==> flow/design.v <==
module testpc(
	clock,   
	reset,   
	pc,   
	instruction,   
	mem_data,   
	mem_addr,   
	mem_wdata,   
	mwrite_enable,
	mread_enable,
	regwrite_enable,   
	write_addr,   
	reg_write_data   
	);
	input clock, reset;
	input [15:0] instruction, mem_data;
	output [15:0] pc, mem_addr, mem_wdata;
	output [15:0] reg_write_data;
	output mwrite_enable, mread_enable, regwrite_enable;
	output [2:0] write_addr;
	reg [15:0] pc, read_data1, read_data2, ext_imm_data, alu_result;
	reg [15:0] reg_write_data;
	reg [15:0] jump_addr, branch_addr;
	reg [15:0] mwrite_addr, mread_addr;
	reg [6:0] imm_data;
	reg [2:0] read_addr1, read_addr2, write_addr;
	reg [1:0] result_sel;
	reg regwrite_enable, func_sel, imm_sel, mwrite_enable;
	reg mread_enable, memtoreg_sel, jump_enable, branch_enable;
	reg [15:0] reg_table[0:7];
	reg [15:0] c, temp;
	reg c1, c2, s1;
	wire [15:0] b1;
	wire [15:0] and_result, not_result;
	assign mem_addr = alu_result;
	assign mem_wdata = read_data2;
	always@(posedge clock or negedge reset)
	begin
		if(reset == 1'b0)
			pc <= 16'b0000000000000000;
		else if(branch_enable == 1'b1)
		begin
			if(alu_result == 0)
				pc <= pc + branch_addr;
			else
				pc <= pc + 16'b0000000000000001;
		end
		else if(jump_enable == 1'b1)
			pc <= 16'b0000000000000000 + jump_addr;
		else
			pc <= pc + 16'b0000000000000001;
	end
	always@(instruction)
	begin
		begin
			if(instruction[15:13] == 3'b001 && instruction[3:0] <= 4'b0010)   
			begin
				if(instruction[3:0] == 4'b0000)   
				begin
					read_addr1 = instruction[12:10]; 
					read_addr2 = instruction[9:7];  
					write_addr = instruction[6:4];  
					imm_data = 7'b0000000;
					mwrite_addr = 16'b0000000000000000;
					mread_addr = 16'b0000000000000000;
					jump_addr = 16'b0000000000000000;
					branch_addr = 16'b0000000000000000;
					regwrite_enable = 1'b1;
					func_sel = 1'b0;
					result_sel = 2'b00;
					imm_sel = 1'b0;
					mwrite_enable = 1'b0;
					mread_enable = 1'b0;
					memtoreg_sel = 1'b0;
					jump_enable = 1'b0;
					branch_enable = 1'b0;
				end
				else if(instruction[3:0] == 4'b0001)   
				begin
					read_addr1 = instruction[12:10];  
					read_addr2 = instruction[9:7];  
					write_addr = instruction[6:4];  
					imm_data = 7'b0000000;
					mwrite_addr = 16'b0000000000000000;
					mread_addr = 16'b0000000000000000;
					jump_addr = 16'b0000000000000000;
					branch_addr = 16'b0000000000000000;
					regwrite_enable = 1'b1;
					func_sel = 1'b0;
					result_sel = 2'b10;
					imm_sel = 1'b0;
					mwrite_enable = 1'b0;
					mread_enable = 1'b0;
					memtoreg_sel = 1'b0;
					jump_enable = 1'b0;
					branch_enable =	1'b0;		
				end
				else   
				begin
					read_addr1 = instruction[12:10];  
					read_addr2 = instruction[9:7];  
					write_addr = instruction[6:4];  
					imm_data = 7'b0000000;
					mwrite_addr = 16'b0000000000000000;
					mread_addr = 16'b0000000000000000;
					jump_addr = 16'b0000000000000000;
					branch_addr = 16'b0000000000000000;
					regwrite_enable = 1'b1;
					func_sel = 1'b0;
					result_sel = 2'b11;
					imm_sel = 1'b0;
					mwrite_enable = 1'b0;
					mread_enable = 1'b0;
					memtoreg_sel = 1'b0;
					jump_enable = 1'b0;
					branch_enable =	1'b0;		
				end
			end
			else if(instruction[15:13] == 3'b011)   
			begin
				read_addr1 = instruction[12:10];  
				read_addr2 = 3'b000; 
				write_addr = instruction[9:7];  
				imm_data = instruction[6:0];  
				mwrite_addr = 16'b0000000000000000;
				mread_addr = 16'b0000000000000000;
				jump_addr = 16'b0000000000000000;
				branch_addr = 16'b0000000000000000;
				regwrite_enable = 1'b1;
				func_sel = 1'b0;
				result_sel = 2'b00;
				imm_sel = 1'b1;
				mwrite_enable = 1'b0;
				mread_enable = 1'b0;
				memtoreg_sel = 1'b0;
				jump_enable = 1'b0;
				branch_enable =	1'b0;	
			end
			else if(instruction[15:13] == 3'b100)   
			begin
				read_addr1 = instruction[12:10]; 
				read_addr2 = 3'b000;  
				write_addr = instruction[9:7]; 
				imm_data = instruction[6:0];  
				mwrite_addr = 16'b0000000000000000;
				mread_addr = instruction[12:10];
				jump_addr = 16'b0000000000000000;
				branch_addr = 16'b0000000000000000;
				regwrite_enable = 1'b1;
				func_sel = 1'b0;
				result_sel = 2'b00;
				imm_sel = 1'b1;
				mwrite_enable = 1'b0;
				mread_enable = 1'b1;
				memtoreg_sel = 1'b1;
				jump_enable = 1'b0;
				branch_enable =	1'b0;	
			end
			else if(instruction[15:13] == 3'b101)   
			begin
				read_addr1 = instruction[12:10]; 
				read_addr2 = instruction[9:7];
				write_addr = 3'b000;
				imm_data = instruction[6:0]; 
				mwrite_addr = instruction[9:7]; 
				mread_addr = 16'b0000000000000000;
				jump_addr = 16'b0000000000000000;
				branch_addr = 16'b0000000000000000;
				regwrite_enable = 1'b0;
				func_sel = 1'b0;
				result_sel = 2'b00;
				imm_sel = 1'b1;
				mwrite_enable = 1'b1;
				mread_enable = 1'b0;
				memtoreg_sel = 1'b0;
				jump_enable = 1'b0;
				branch_enable =	1'b0;	
			end
			else if(instruction[15:13] == 3'b110)   
			begin
				read_addr1 = instruction[12:10]; 
				read_addr2 = instruction[9:7]; 
				write_addr = 3'b000;
				imm_data = instruction[6:0]; 
				mwrite_addr = 16'b0000000000000000;
				mread_addr = 16'b0000000000000000;
				jump_addr = 16'b0000000000000000;
				branch_addr = instruction[6:0];
				regwrite_enable = 1'b0;
				func_sel = 1'b1;
				result_sel = 2'b00;
				imm_sel = 1'b0;
				mwrite_enable = 1'b0;
				mread_enable = 1'b0;
				memtoreg_sel = 1'b0;
				jump_enable = 1'b0;
				branch_enable =	1'b1;	
			end
			else if(instruction[15:13] == 3'b111)   
			begin
				read_addr1 = 3'b000;
				read_addr2 = 3'b000; 
				write_addr = 3'b000;
				imm_data = 7'b0000000;
				mwrite_addr = 16'b0000000000000000;
				mread_addr = 16'b0000000000000000;
				jump_addr = instruction[12:0];   
				branch_addr = 16'b0000000000000000;
				regwrite_enable = 1'b0;
				func_sel = 1'b0;
				result_sel = 2'b00;
				imm_sel = 1'b0;
				mwrite_enable = 1'b0;
				mread_enable = 1'b0;
				memtoreg_sel = 1'b0;
				jump_enable = 1'b1;
				branch_enable = 1'b0;	
			end
			else   
			begin
				read_addr1 = 3'b000;
				read_addr2 = 3'b000;
				write_addr = 3'b000;
				imm_data = 7'b0000000;
				mwrite_addr = 16'b0000000000000000;
				mread_addr = 16'b0000000000000000;
				jump_addr = 16'b0000000000000000;
				branch_addr = 16'b0000000000000000;
				regwrite_enable = 1'b0;
				func_sel = 1'b0;
				result_sel = 2'b00;
				imm_sel = 1'b0;
				mwrite_enable = 1'b0;
				mread_enable = 1'b0;
				memtoreg_sel = 1'b0;
				jump_enable = 1'b0;
				branch_enable =	1'b0;	
			end
		end
	end
	always@(alu_result, mem_data, memtoreg_sel)
	begin
		if(memtoreg_sel == 1'b1)
			reg_write_data = mem_data;
		else
			reg_write_data = alu_result;
	end
	always@(posedge clock or negedge reset)
	begin
		if(reset == 1'b0)   
		begin
			reg_table[0] <= 16'b0000000000000000;
			reg_table[1] <= 16'b0000000000000000;
			reg_table[2] <= 16'b0000000000000000;
			reg_table[3] <= 16'b0000000000000000;
			reg_table[4] <= 16'b0000000000000000;
			reg_table[5] <= 16'b0000000000000000;
			reg_table[6] <= 16'b0000000000000000;
			reg_table[7] <= 16'b0000000000000000;
		end
		else if(regwrite_enable == 1'b1)
			reg_table[write_addr] <= reg_write_data;
	end
	always@(*)
	begin
		read_data1 = reg_table[read_addr1];
		read_data2 = reg_table[read_addr2];
	end
	reg [15:0] mux_data;
	reg [15:0] adder_result;	
	always@(imm_data)
	begin
		if(imm_data[6] == 1'b1)
			ext_imm_data = 16'b1111111110000000 + imm_data;
		else
			ext_imm_data = 16'b0000000000000000 + imm_data;
	end
	always@(read_data2, ext_imm_data, imm_sel)
	begin
		if(imm_sel == 1'b0)
			mux_data = read_data2;
		else
			mux_data = ext_imm_data;
	end
	always@(mux_data, b1, func_sel)
	case(func_sel)
		1'b0 : temp = mux_data;
		1'b1 : temp = ~mux_data + 1;
	endcase
	assign b1 = temp;
	always@(*)
	begin
	adder_result[0] = read_data1[0] ^ b1[0];
	c[0] = read_data1[0] & b1[0];	
	s1 = b1[1] ^ c[0];
	c1 = b1[1] & c[0];
	adder_result[1] = read_data1[1] ^ s1;
	c2 = read_data1[1] & s1;
	c[1] = c1 | c2;
	s1 = b1[2] ^ c[1];
	c1 = b1[2] & c[1];
	adder_result[2] = read_data1[2] ^ s1;
	c2 = read_data1[2] & s1;
	c[2] = c1 | c2;	
	s1 = b1[3] ^ c[2];
	c1 = b1[3] & c[2];
	adder_result[3] = read_data1[3] ^ s1;
	c2 = read_data1[3] & s1;
	c[3] = c1 | c2;
	s1 = b1[4] ^ c[3];
	c1 = b1[4] & c[3];
	adder_result[4] = read_data1[4] ^ s1;
	c2 = read_data1[4] & s1;
	c[4] = c1 | c2;
	s1 = b1[5] ^ c[4];
	c1 = b1[5] & c[4];
	adder_result[5] = read_data1[5] ^ s1;
	c2 = read_data1[5] & s1;
	c[5] = c1 | c2;
	s1 = b1[6] ^ c[5];
	c1 = b1[6] & c[5];
	adder_result[6] = read_data1[6] ^ s1;
	c2 = read_data1[6] & s1;
	c[6] = c1 | c2;
	s1 = b1[7] ^ c[6];
	c1 = b1[7] & c[6];
	adder_result[7] = read_data1[7] ^ s1;
	c2 = read_data1[7] & s1;
	c[7] = c1 | c2;
	s1 = b1[8] ^ c[7];
	c1 = b1[8] & c[7];
	adder_result[8] = read_data1[8] ^ s1;
	c2 = read_data1[8] & s1;
	c[8] = c1 | c2;
	s1 = b1[9] ^ c[8];
	c1 = b1[9] & c[8];
	adder_result[9] = read_data1[9] ^ s1;
	c2 = read_data1[9] & s1;
	c[9] = c1 | c2;
	s1 = b1[10] ^ c[9];
	c1 = b1[10] & c[9];
	adder_result[10] = read_data1[10] ^ s1;
	c2 = read_data1[10] & s1;
	c[10] = c1 | c2;
	s1 = b1[11] ^ c[10];
	c1 = b1[11] & c[10];
	adder_result[11] = read_data1[11] ^ s1;
	c2 = read_data1[11] & s1;
	c[11] = c1 | c2;
	s1 = b1[12] ^ c[11];
	c1 = b1[12] & c[11];
	adder_result[12] = read_data1[12] ^ s1;
	c2 = read_data1[12] & s1;
	c[12] = c1 | c2;
	s1 = b1[13] ^ c[12];
	c1 = b1[13] & c[12];
	adder_result[13] = read_data1[13] ^ s1;
	c2 = read_data1[13] & s1;
	c[13] = c1 | c2;
	s1 = b1[14] ^ c[13];
	c1 = b1[14] & c[13];
	adder_result[14] = read_data1[14] ^ s1;
	c2 = read_data1[14] & s1;
	c[14] = c1 | c2;
	s1 = b1[15] ^ c[14];
	c1 = b1[15] & c[14];
	adder_result[15] = read_data1[15] ^ s1;
	c2 = read_data1[15] & s1;
	c[15] = c1 | c2;
	end
	assign and_result = read_data1 & mux_data;
	assign not_result = ~read_data1 + mux_data;
	always@(adder_result, and_result, not_result, result_sel)
	case(result_sel)
		2'b00 : alu_result = adder_result;
		2'b01 : 
		begin
			if(adder_result >= 0)
				alu_result = 8'b00000000;
			else
				alu_result = 8'b00000001;
		end
		2'b10 : alu_result = and_result;
		2'b11 : alu_result = not_result;
	endcase
endmodule
--- tool output ---
* Tool chain data of testpc
Each step is given for the RTL above and for the edited RTL.
"before" refers to lines of the RTL above, "after" to lines of the edited file.
"difference" is "after" less "before", of the values as shown; "rel. change" is that difference over "before", in percent.
Operators: Yosys type, input widths -> output width; for muxes data width and select width s.
Not given: --
- Design top :: testpc
- Clock port :: clock
- Library :: sky130hd
- Corner :: tt_025C_1v80

* Edit of the RTL
Unified diff, file above to edited file.
This change comes from a script, not from a designer. The edited design behaves differently; no optimisation was intended.
#+begin_src diff
@@ -157,5 +157,5 @@
 				branch_enable =	1'b0;	
 			end
-			else if(instruction[15:13] == 3'b101)   
+			else if(instruction[15:13] < 3'b101)   
 			begin
 				read_addr1 = instruction[12:10]; 
#+end_src

* Word-level counts
Counts by Yosys on the flattened word-level netlist (proc, flatten, opt, wreduce). Print and check cells are left out.
** Storage and ports
- latch bits :: before 0, after 0, difference 0
- output and inout bits :: before 70, after 70, difference 0, rel. change 0.00%
- elaborated cells :: before 206, after 206, difference 0, rel. change 0.00%
- RAM bits :: before 0, after 0, difference 0
- register bits after elaboration :: before 144, after 144, difference 0, rel. change 0.00%
- ROM bits :: before 0, after 0, difference 0
- input bits :: before 34, after 34, difference 0, rel. change 0.00%
- word width x clocked read ports :: before 0, after 0, difference 0
- memories kept :: before 0, after 0, difference 0
** Cells by class
- div/mod/pow operators :: before 0, after 0, difference 0
- multiplexer cells :: before 66, after 66, difference 0, rel. change 0.00%
- reduce/logical cells :: before 15, after 15, difference 0, rel. change 0.00%
- add/subtract/negate cells :: before 5, after 5, difference 0, rel. change 0.00%
- multiply operators :: before 0, after 0, difference 0
- bitwise logic cells :: before 78, after 78, difference 0, rel. change 0.00%
- order comparisons :: before 2, after 3, difference +1, rel. change +50.00%
- shift operators :: before 0, after 0, difference 0
- equal/unequal tests :: before 31, after 30, difference -1, rel. change -3.23%
** Operator list
- $eq 3x3->1 const B :: before 16, after 15, difference -1, rel. change -6.25%
- $lt 3x3->1 const B :: before 0, after 1, difference +1
- $xor 1x1->1 :: before 31, after 31, difference 0, rel. change 0.00%
- $and 1x1->1 :: before 29, after 29, difference 0, rel. change 0.00%
- $mux 1 :: before 25, after 25, difference 0, rel. change 0.00%
- $or 1x1->1 :: before 14, after 14, difference 0, rel. change 0.00%
- $mux 3 :: before 13, after 13, difference 0, rel. change 0.00%
- $mux 7 :: before 10, after 10, difference 0, rel. change 0.00%
- $reduce_and 2->1 :: before 8, after 8, difference 0, rel. change 0.00%
- $eq 3x2->1 const B :: before 7, after 7, difference 0, rel. change 0.00%
- $mux 13 :: before 6, after 6, difference 0, rel. change 0.00%
- $mux 16 :: before 6, after 6, difference 0, rel. change 0.00%
- $eq 3x1->1 const B :: before 4, after 4, difference 0, rel. change 0.00%
- $logic_not 3->1 :: before 3, after 3, difference 0, rel. change 0.00%
- $add 16x1->16 const B :: before 2, after 2, difference 0, rel. change 0.00%
- $add 16x16->16 :: before 2, after 2, difference 0, rel. change 0.00%
- $eq 2x2->1 const B :: before 2, after 2, difference 0, rel. change 0.00%
- $mux 2 :: before 2, after 2, difference 0, rel. change 0.00%
- $not 16->16 :: before 2, after 2, difference 0, rel. change 0.00%
- $pmux 16 s8 :: before 2, after 2, difference 0, rel. change 0.00%
- $add 16x7->16 const A :: before 1, after 1, difference 0, rel. change 0.00%
- $and 16x16->16 :: before 1, after 1, difference 0, rel. change 0.00%
- $eq 2x1->1 const B :: before 1, after 1, difference 0, rel. change 0.00%
- $eq 4x1->1 const B :: before 1, after 1, difference 0, rel. change 0.00%
- $ge 16x1->1 const B :: before 1, after 1, difference 0, rel. change 0.00%
- $le 4x2->1 const B :: before 1, after 1, difference 0, rel. change 0.00%
- $logic_and 1x1->1 :: before 1, after 1, difference 0, rel. change 0.00%
- $logic_not 16->1 :: before 1, after 1, difference 0, rel. change 0.00%
Not every row of either side is listed.

* Longest topological paths
Depth = most cells in a row (Yosys ltp): at word level without a register or memory, in the mapped netlist without a sequential cell, where the memories' decode and read muxes count.
** Logic depth
- depth in word-level cells :: before 63, after 63, difference 0, rel. change 0.00%
- ABC_AREA :: before 0, after 0
- mapped depth :: before 36, after 34, difference -2, rel. change -5.56%
- depth with buffers taken out :: before 32, after 30, difference -2, rel. change -6.25%

* Synthesis result
Source: synth_stat.txt of the flow (Yosys; design flattened, memories mapped). It holds for the ABC_AREA given above (unset counts as 0); a run with the other value may have another netlist.
** Cells by type
- sky130_fd_sc_hd__nand2_1 :: before 143, after 187, difference +44, rel. change +30.77%
- sky130_fd_sc_hd__a21oi_1 :: before 93, after 62, difference -31, rel. change -33.33%
- sky130_fd_sc_hd__mux2_2 :: before 59, after 29, difference -30, rel. change -50.85%
- sky130_fd_sc_hd__o21ai_0 :: before 108, after 136, difference +28, rel. change +25.93%
- sky130_fd_sc_hd__nor2_1 :: before 119, after 92, difference -27, rel. change -22.69%
- sky130_fd_sc_hd__inv_1 :: before 68, after 82, difference +14, rel. change +20.59%
- sky130_fd_sc_hd__and2_1 :: before 21, after 9, difference -12, rel. change -57.14%
- sky130_fd_sc_hd__mux2i_1 :: before 35, after 24, difference -11, rel. change -31.43%
- sky130_fd_sc_hd__and3_1 :: before 7, after 18, difference +11, rel. change +157.14%
- sky130_fd_sc_hd__a2111o_1 :: before 13, after 3, difference -10, rel. change -76.92%
- sky130_fd_sc_hd__nand3_1 :: before 18, after 27, difference +9, rel. change +50.00%
- sky130_fd_sc_hd__a221o_1 :: before 3, after 11, difference +8, rel. change +266.67%
- sky130_fd_sc_hd__xnor2_1 :: before 21, after 28, difference +7, rel. change +33.33%
- sky130_fd_sc_hd__o211ai_1 :: before 10, after 3, difference -7, rel. change -70.00%
- sky130_fd_sc_hd__buf_2 :: before 7, after 13, difference +6, rel. change +85.71%
- sky130_fd_sc_hd__and2_0 :: before 6, after 0, difference -6, rel. change -100.00%
- sky130_fd_sc_hd__o21bai_1 :: before 0, after 6, difference +6
- sky130_fd_sc_hd__clkbuf_1 :: before 64, after 59, difference -5, rel. change -7.81%
Not every row of either side is listed.
** Synthesis totals
- cells in the netlist :: before 1287, after 1318, difference +31, rel. change +2.41%
- sequential area (sq mm) :: before 0.0036035, after 0.0036035, difference 0.0000000, rel. change 0.00%
- mapped area (sq mm) :: before 0.010948, after 0.0110256, difference +0.0000776, rel. change +0.71%
- flip-flop cells :: before 144, after 144, difference 0, rel. change 0.00%
- buffer cells :: before 79, after 78, difference -1, rel. change -1.27%

* Path before layout
OpenSTA on the mapped netlist: ideal clock, no wires. The path of least setup slack (recovery checks aside). Input and output delay are each 20% of the period. Register names are those of the netlist, which keeps one name where synthesis merged equal registers.
** Timing post-synthesis
- path kind :: before input port to output port, after input port to output port
- start point :: before input port instruction[9], after input port instruction[0]
- end point :: before output port reg_write_data[15], after output port reg_write_data[15]
- output delay (ns) :: before 3.200, after 3.200, difference 0.000, rel. change 0.00%
- time at the first pin (ns) :: before 3.200, after 3.200, difference 0.000, rel. change 0.00%
- delay of the path (ns) :: before 8.906, after 8.602, difference -0.304, rel. change -3.41%
- clock period (ns) :: before 16.0, after 16.0, difference 0.0, rel. change 0.00%
- path slack (ns) :: before 0.694, after 0.998, difference +0.304
- path buffers :: before 3, after 2, difference -1, rel. change -33.33%
- external input delay (ns) :: before 3.200, after 3.200, difference 0.000, rel. change 0.00%
- driving pins on the path :: before 33, after 28, difference -5, rel. change -15.15%
- required time (ns) :: before 12.800, after 12.800, difference 0.000, rel. change 0.00%
- arrival time (ns) :: before 12.106, after 11.802, difference -0.304, rel. change -2.51%
- synthesis period reached (ns) :: before 15.306, after 15.002, difference -0.304, rel. change -1.99%
"delay of the path" is the arrival time less input delay plus setup time.
A path that ends at an output port has no setup time.
"driving pins on the path": output pins that drive a net of the path, with the launching flip-flop's if there is one; two outputs of one cell count as two.
"synthesis period reached" = period - worst setup slack (recovery checks aside). The figure is calculated, with input and output delays left at 20% of the set period.
Between the ends stands the longest chain of elaborated cells between them, by number of cells; it is not shown to be the way that was timed. Of several equally long chains one is given.
Each line given opens the expression or statement behind the cell; cells for indexed reads and writes are added by Yosys, which also makes memories of some case tables.
On the way, post-synthesis, before:
- Cell sequence :: sky130_fd_sc_hd__clkbuf_1 -> sky130_fd_sc_hd__buf_1 -> sky130_fd_sc_hd__clkbuf_1 -> sky130_fd_sc_hd__a21oi_1 -> sky130_fd_sc_hd__a211o_1 -> sky130_fd_sc_hd__a31oi_1 -> sky130_fd_sc_hd__nand2_1 -> sky130_fd_sc_hd__nand2_1 -> sky130_fd_sc_hd__inv_1 -> sky130_fd_sc_hd__ha_1 -> sky130_fd_sc_hd__mux2i_1 -> sky130_fd_sc_hd__fa_1 -> sky130_fd_sc_hd__fa_1 -> sky130_fd_sc_hd__fa_1 -> sky130_fd_sc_hd__inv_1 -> sky130_fd_sc_hd__fa_1 -> sky130_fd_sc_hd__fa_1 -> sky130_fd_sc_hd__fa_1 -> sky130_fd_sc_hd__fa_1 -> sky130_fd_sc_hd__fa_1 -> sky130_fd_sc_hd__fa_1 -> sky130_fd_sc_hd__fa_1 -> sky130_fd_sc_hd__fa_1 -> sky130_fd_sc_hd__fa_1 -> sky130_fd_sc_hd__fa_1 -> sky130_fd_sc_hd__fa_1 -> sky130_fd_sc_hd__xor2_1 -> sky130_fd_sc_hd__xor2_1 -> sky130_fd_sc_hd__nor2_1 -> sky130_fd_sc_hd__mux2i_1 -> sky130_fd_sc_hd__and2_1 -> sky130_fd_sc_hd__mux2i_1 -> sky130_fd_sc_hd__inv_1
- Elaborated cells between the ends (all ways) :: 81
- Source lines of those cells :: 72
- Classes of those cells :: add/sub (2); eq/ne (7); mux (10); logic (61); reduce/logical (1)
** Ends and longest elaborated chain, post-synthesis, before
- start, declared :: RTL line 16 : input [15:0] instruction, mem_data;
- end, declared :: RTL line 18 : output [15:0] reg_write_data;
before: No chain of elaborated cells between the ends is given.
Some nets on the timed path still bear RTL names; the line given drives or declares the net.
** Named nets, post-synthesis, before
- mem_wdata[1] :: RTL line 267 : read_data2 = reg_table[read_addr2];
- mem_addr[15] :: RTL line 374 : case(result_sel)
On the way, post-synthesis, after:
- Cell sequence :: sky130_fd_sc_hd__buf_2 -> sky130_fd_sc_hd__a2111o_1 -> sky130_fd_sc_hd__a21oi_2 -> sky130_fd_sc_hd__clkbuf_1 -> sky130_fd_sc_hd__mux2i_1 -> sky130_fd_sc_hd__ha_1 -> sky130_fd_sc_hd__o21ai_0 -> sky130_fd_sc_hd__fa_1 -> sky130_fd_sc_hd__fa_1 -> sky130_fd_sc_hd__fa_1 -> sky130_fd_sc_hd__inv_1 -> sky130_fd_sc_hd__fa_1 -> sky130_fd_sc_hd__fa_1 -> sky130_fd_sc_hd__fa_1 -> sky130_fd_sc_hd__fa_1 -> sky130_fd_sc_hd__fa_1 -> sky130_fd_sc_hd__fa_1 -> sky130_fd_sc_hd__fa_1 -> sky130_fd_sc_hd__fa_1 -> sky130_fd_sc_hd__fa_1 -> sky130_fd_sc_hd__fa_1 -> sky130_fd_sc_hd__fa_1 -> sky130_fd_sc_hd__xor2_1 -> sky130_fd_sc_hd__xnor2_1 -> sky130_fd_sc_hd__a311o_2 -> sky130_fd_sc_hd__nand4_2 -> sky130_fd_sc_hd__nor2_1 -> sky130_fd_sc_hd__nor2_1
- Cells in the longest elaborated chain :: 58
- Elaborated cells between the ends (all ways) :: 110
- Source lines of those cells :: 77
- Classes of those cells :: add/sub (3); compare (1); eq/ne (18); mux (20); logic (63); reduce/logical (5)
** Ends and longest elaborated chain, post-synthesis, after
- start, declared :: RTL line 16 : input [15:0] instruction, mem_data;
- $mux 7 :: RTL line 179 : else if(instruction[15:13] == 3'b110)
- $mux 7 :: RTL line 159 : else if(instruction[15:13] < 3'b101)
- $mux 7 :: RTL line 139 : else if(instruction[15:13] == 3'b100)
- $mux 7 :: RTL line 119 : else if(instruction[15:13] == 3'b011)
- $mux 7 :: RTL line 56 : if(instruction[15:13] == 3'b001 && instruction[3:0] <= 4'b0010)
- $add 16x7->16 :: RTL line 274 : ext_imm_data = 16'b1111111110000000 + imm_data;
- $mux 16 :: RTL line 273 : if(imm_data[6] == 1'b1)
- [44 not listed]
- $xor 1x1->1 :: RTL line 360 : s1 = b1[14] ^ c[13];
- $and 1x1->1 :: RTL line 363 : c2 = read_data1[14] & s1;
- $or 1x1->1 :: RTL line 364 : c[14] = c1 | c2;
- $xor 1x1->1 :: RTL line 365 : s1 = b1[15] ^ c[14];
- $xor 1x1->1 :: RTL line 367 : adder_result[15] = read_data1[15] ^ s1;
- $pmux 16 s4 :: RTL line 374 : case(result_sel)
- $mux 16 :: RTL line 243 : if(memtoreg_sel == 1'b1)
- end, declared :: RTL line 18 : output [15:0] reg_write_data;
** Named nets, post-synthesis, after (RTL line)
- mem_addr[15] :: 374

* Worst path after layout
Path of least setup slack in the final report of each run of set A (OpenROAD, finished layout, wires in). Where an end is a register, its clock arrival counts in the times.
** Timing post-layout
- path kind :: before input port to output port, after input port to output port
- start point :: before input port instruction[15], after input port instruction[14]
- end point :: before output port mem_addr[15], after output port mem_addr[15]
- output delay (ns) :: before 3.20, after 3.20, difference 0.00, rel. change 0.00%
- driving pins on the path :: before 31, after 29, difference -2, rel. change -6.45%
- path slack (ns) :: before 0.31, after 0.40, difference +0.09
- required time (ns) :: before 12.80, after 12.80, difference 0.00, rel. change 0.00%
- time at the first pin (ns) :: before 3.20, after 3.20, difference 0.00, rel. change 0.00%
- arrival time (ns) :: before 12.49, after 12.40, difference -0.09, rel. change -0.72%
- clock period (ns) :: before 16.0, after 16.0, difference 0.0, rel. change 0.00%
- external input delay (ns) :: before 3.20, after 3.20, difference 0.00, rel. change 0.00%
- path buffers :: before 4, after 4, difference 0, rel. change 0.00%
Between the ends stands the longest chain of elaborated cells between them, by number of cells; it is not shown to be the way that was timed. Of several equally long chains one is given.
On the way, post-layout, before:
- Cell sequence :: sky130_fd_sc_hd__clkdlybuf4s50_1 -> sky130_fd_sc_hd__or4b_4 -> sky130_fd_sc_hd__buf_4 -> sky130_fd_sc_hd__o2bb2ai_4 -> sky130_fd_sc_hd__o21ai_0 -> sky130_fd_sc_hd__o32a_1 -> sky130_fd_sc_hd__mux2i_2 -> sky130_fd_sc_hd__ha_1 -> sky130_fd_sc_hd__mux2i_2 -> sky130_fd_sc_hd__fa_2 -> sky130_fd_sc_hd__fa_1 -> sky130_fd_sc_hd__fa_1 -> sky130_fd_sc_hd__inv_1 -> sky130_fd_sc_hd__fa_1 -> sky130_fd_sc_hd__fa_1 -> sky130_fd_sc_hd__fa_2 -> sky130_fd_sc_hd__fa_2 -> sky130_fd_sc_hd__fa_2 -> sky130_fd_sc_hd__fa_1 -> sky130_fd_sc_hd__fa_1 -> sky130_fd_sc_hd__fa_1 -> sky130_fd_sc_hd__fa_1 -> sky130_fd_sc_hd__fa_2 -> sky130_fd_sc_hd__fa_1 -> sky130_fd_sc_hd__xor2_1 -> sky130_fd_sc_hd__xor2_1 -> sky130_fd_sc_hd__nor2_1 -> sky130_fd_sc_hd__mux2i_1 -> sky130_fd_sc_hd__and2_4 -> sky130_fd_sc_hd__buf_4 -> sky130_fd_sc_hd__clkdlybuf4s50_1
- Cells in the longest elaborated chain :: 58
- Elaborated cells between the ends (all ways) :: 123
- Source lines of those cells :: 74
- Classes of those cells :: add/sub (3); eq/ne (22); mux (31); logic (63); reduce/logical (4)
** Ends and longest elaborated chain, post-layout, before
- start, declared :: RTL line 16 : input [15:0] instruction, mem_data;
- $eq 3x3->1 :: RTL line 179 : else if(instruction[15:13] == 3'b110)
- $mux 7 :: RTL line 179
- $mux 7 :: RTL line 159 : else if(instruction[15:13] == 3'b101)
- $mux 7 :: RTL line 139 : else if(instruction[15:13] == 3'b100)
- $mux 7 :: RTL line 119 : else if(instruction[15:13] == 3'b011)
- $mux 7 :: RTL line 56 : if(instruction[15:13] == 3'b001 && instruction[3:0] <= 4'b0010)
- $add 16x7->16 :: RTL line 274 : ext_imm_data = 16'b1111111110000000 + imm_data;
- [44 not listed]
- $or 1x1->1 :: RTL line 359 : c[13] = c1 | c2;
- $xor 1x1->1 :: RTL line 360 : s1 = b1[14] ^ c[13];
- $and 1x1->1 :: RTL line 363 : c2 = read_data1[14] & s1;
- $or 1x1->1 :: RTL line 364 : c[14] = c1 | c2;
- $xor 1x1->1 :: RTL line 365 : s1 = b1[15] ^ c[14];
- $xor 1x1->1 :: RTL line 367 : adder_result[15] = read_data1[15] ^ s1;
- $pmux 16 s4 :: RTL line 374 : case(result_sel)
- end, declared :: RTL line 17 : output [15:0] pc, mem_addr, mem_wdata;
On the way, post-layout, after:
- Cell sequence :: sky130_fd_sc_hd__clkdlybuf4s50_1 -> sky130_fd_sc_hd__mux2_2 -> sky130_fd_sc_hd__a221o_1 -> sky130_fd_sc_hd__a221o_1 -> sky130_fd_sc_hd__o21ai_2 -> sky130_fd_sc_hd__ha_1 -> sky130_fd_sc_hd__o21ai_1 -> sky130_fd_sc_hd__fa_1 -> sky130_fd_sc_hd__fa_1 -> sky130_fd_sc_hd__fa_1 -> sky130_fd_sc_hd__inv_1 -> sky130_fd_sc_hd__fa_1 -> sky130_fd_sc_hd__fa_1 -> sky130_fd_sc_hd__fa_1 -> sky130_fd_sc_hd__fa_1 -> sky130_fd_sc_hd__fa_1 -> sky130_fd_sc_hd__fa_1 -> sky130_fd_sc_hd__fa_1 -> sky130_fd_sc_hd__fa_1 -> sky130_fd_sc_hd__fa_1 -> sky130_fd_sc_hd__fa_1 -> sky130_fd_sc_hd__fa_1 -> sky130_fd_sc_hd__xor2_1 -> sky130_fd_sc_hd__xnor2_1 -> sky130_fd_sc_hd__buf_4 -> sky130_fd_sc_hd__a32oi_1 -> sky130_fd_sc_hd__nand4_2 -> sky130_fd_sc_hd__buf_4 -> sky130_fd_sc_hd__clkdlybuf4s50_1
- Cells in the longest elaborated chain :: 58
- Elaborated cells between the ends (all ways) :: 123
- Source lines of those cells :: 74
- Classes of those cells :: add/sub (3); compare (1); eq/ne (21); mux (31); logic (63); reduce/logical (4)
** Ends and longest elaborated chain, post-layout, after
- start, declared :: RTL line 16 : input [15:0] instruction, mem_data;
- $eq 3x3->1 :: RTL line 179 : else if(instruction[15:13] == 3'b110)
- $mux 7 :: RTL line 179
- $mux 7 :: RTL line 159 : else if(instruction[15:13] < 3'b101)
- $mux 7 :: RTL line 139 : else if(instruction[15:13] == 3'b100)
- $mux 7 :: RTL line 119 : else if(instruction[15:13] == 3'b011)
- $mux 7 :: RTL line 56 : if(instruction[15:13] == 3'b001 && instruction[3:0] <= 4'b0010)
- $add 16x7->16 :: RTL line 274 : ext_imm_data = 16'b1111111110000000 + imm_data;
- [44 not listed]
- $or 1x1->1 :: RTL line 359 : c[13] = c1 | c2;
- $xor 1x1->1 :: RTL line 360 : s1 = b1[14] ^ c[13];
- $and 1x1->1 :: RTL line 363 : c2 = read_data1[14] & s1;
- $or 1x1->1 :: RTL line 364 : c[14] = c1 | c2;
- $xor 1x1->1 :: RTL line 365 : s1 = b1[15] ^ c[14];
- $xor 1x1->1 :: RTL line 367 : adder_result[15] = read_data1[15] ^ s1;
- $pmux 16 s4 :: RTL line 374 : case(result_sel)
- end, declared :: RTL line 17 : output [15:0] pc, mem_addr, mem_wdata;

* Layout results
Both versions went through the flow (Yosys, OpenROAD) with the same settings in each pair. Constraints: input delay and output delay 20% of the set period each, output load 0.01 pF.
Settings, set A:
- CORE_UTILIZATION :: 40
- period_ns :: 16.0
- CAP_MARGIN :: 20
- CORE_MARGIN :: 2
- SLEW_MARGIN :: 20
** Final reports, set A
- summed negative setup slack (ns) :: before 0.000, after 0.000, difference 0.000
- standard-cell area after layout (sq mm) :: before 0.0133841, after 0.0135893, difference +0.0002052, rel. change +1.53%
- mapped cell area after synthesis (sq mm) :: before 0.010948, after 0.0110256, difference +0.0000776, rel. change +0.71%
- total design power (uW) :: before 2637, after 2396, difference -241, rel. change -9.14%
- reached clock period (ns) :: before 15.689, after 15.604, difference -0.085, rel. change -0.54%
- worst hold slack (ns) :: before 0.514, after 0.504, difference -0.010
- full die area (sq mm) :: before 0.0287099, after 0.0289085, difference +0.0001986, rel. change +0.69%
- utilization in the final report (%) :: before 49.7, after 50.3, difference +0.6
- lowest setup slack (ns) :: before 0.311, after 0.396, difference +0.085
Settings, set B:
- CAP_MARGIN :: 35
- CELL_PAD_IN_SITES_GLOBAL_PLACEMENT :: 0
- CORE_MARGIN :: 5
- CORE_UTILIZATION :: 16
- CTS_CLUSTER_DIAMETER :: 288
- HOLD_SLACK_MARGIN :: 0.02
- MIN_ROUTING_LAYER :: met1
- PLACE_DENSITY :: 0.38
- SLEW_MARGIN :: 25
- period_ns :: 8.74
** Final reports, set B
- summed negative setup slack (ns) :: before -47.458, after -38.430, difference +9.028
- standard-cell area after layout (sq mm) :: before 0.016407, after 0.0167523, difference +0.0003453, rel. change +2.10%
- mapped cell area after synthesis (sq mm) :: before 0.010948, after 0.0110256, difference +0.0000776, rel. change +0.71%
- total design power (uW) :: before 6138, after 5466, difference -672, rel. change -10.95%
- reached clock period (ns) :: before 11.339, after 11.014, difference -0.325, rel. change -2.87%
- worst hold slack (ns) :: before 0.502, after 0.514, difference +0.012
- full die area (sq mm) :: before 0.0737557, after 0.074259, difference +0.0005033, rel. change +0.68%
- utilization in the final report (%) :: before 24.0, after 24.5, difference +0.5
- lowest setup slack (ns) :: before -2.599, after -2.274, difference +0.325
By "reached clock period" is meant the clock period of the run minus its worst setup slack. This is arithmetic on one report: input and output delays are still those of the set period (20% each).
"total design power" is the tool's figure for a default switching activity; nothing was simulated.
--- end ---
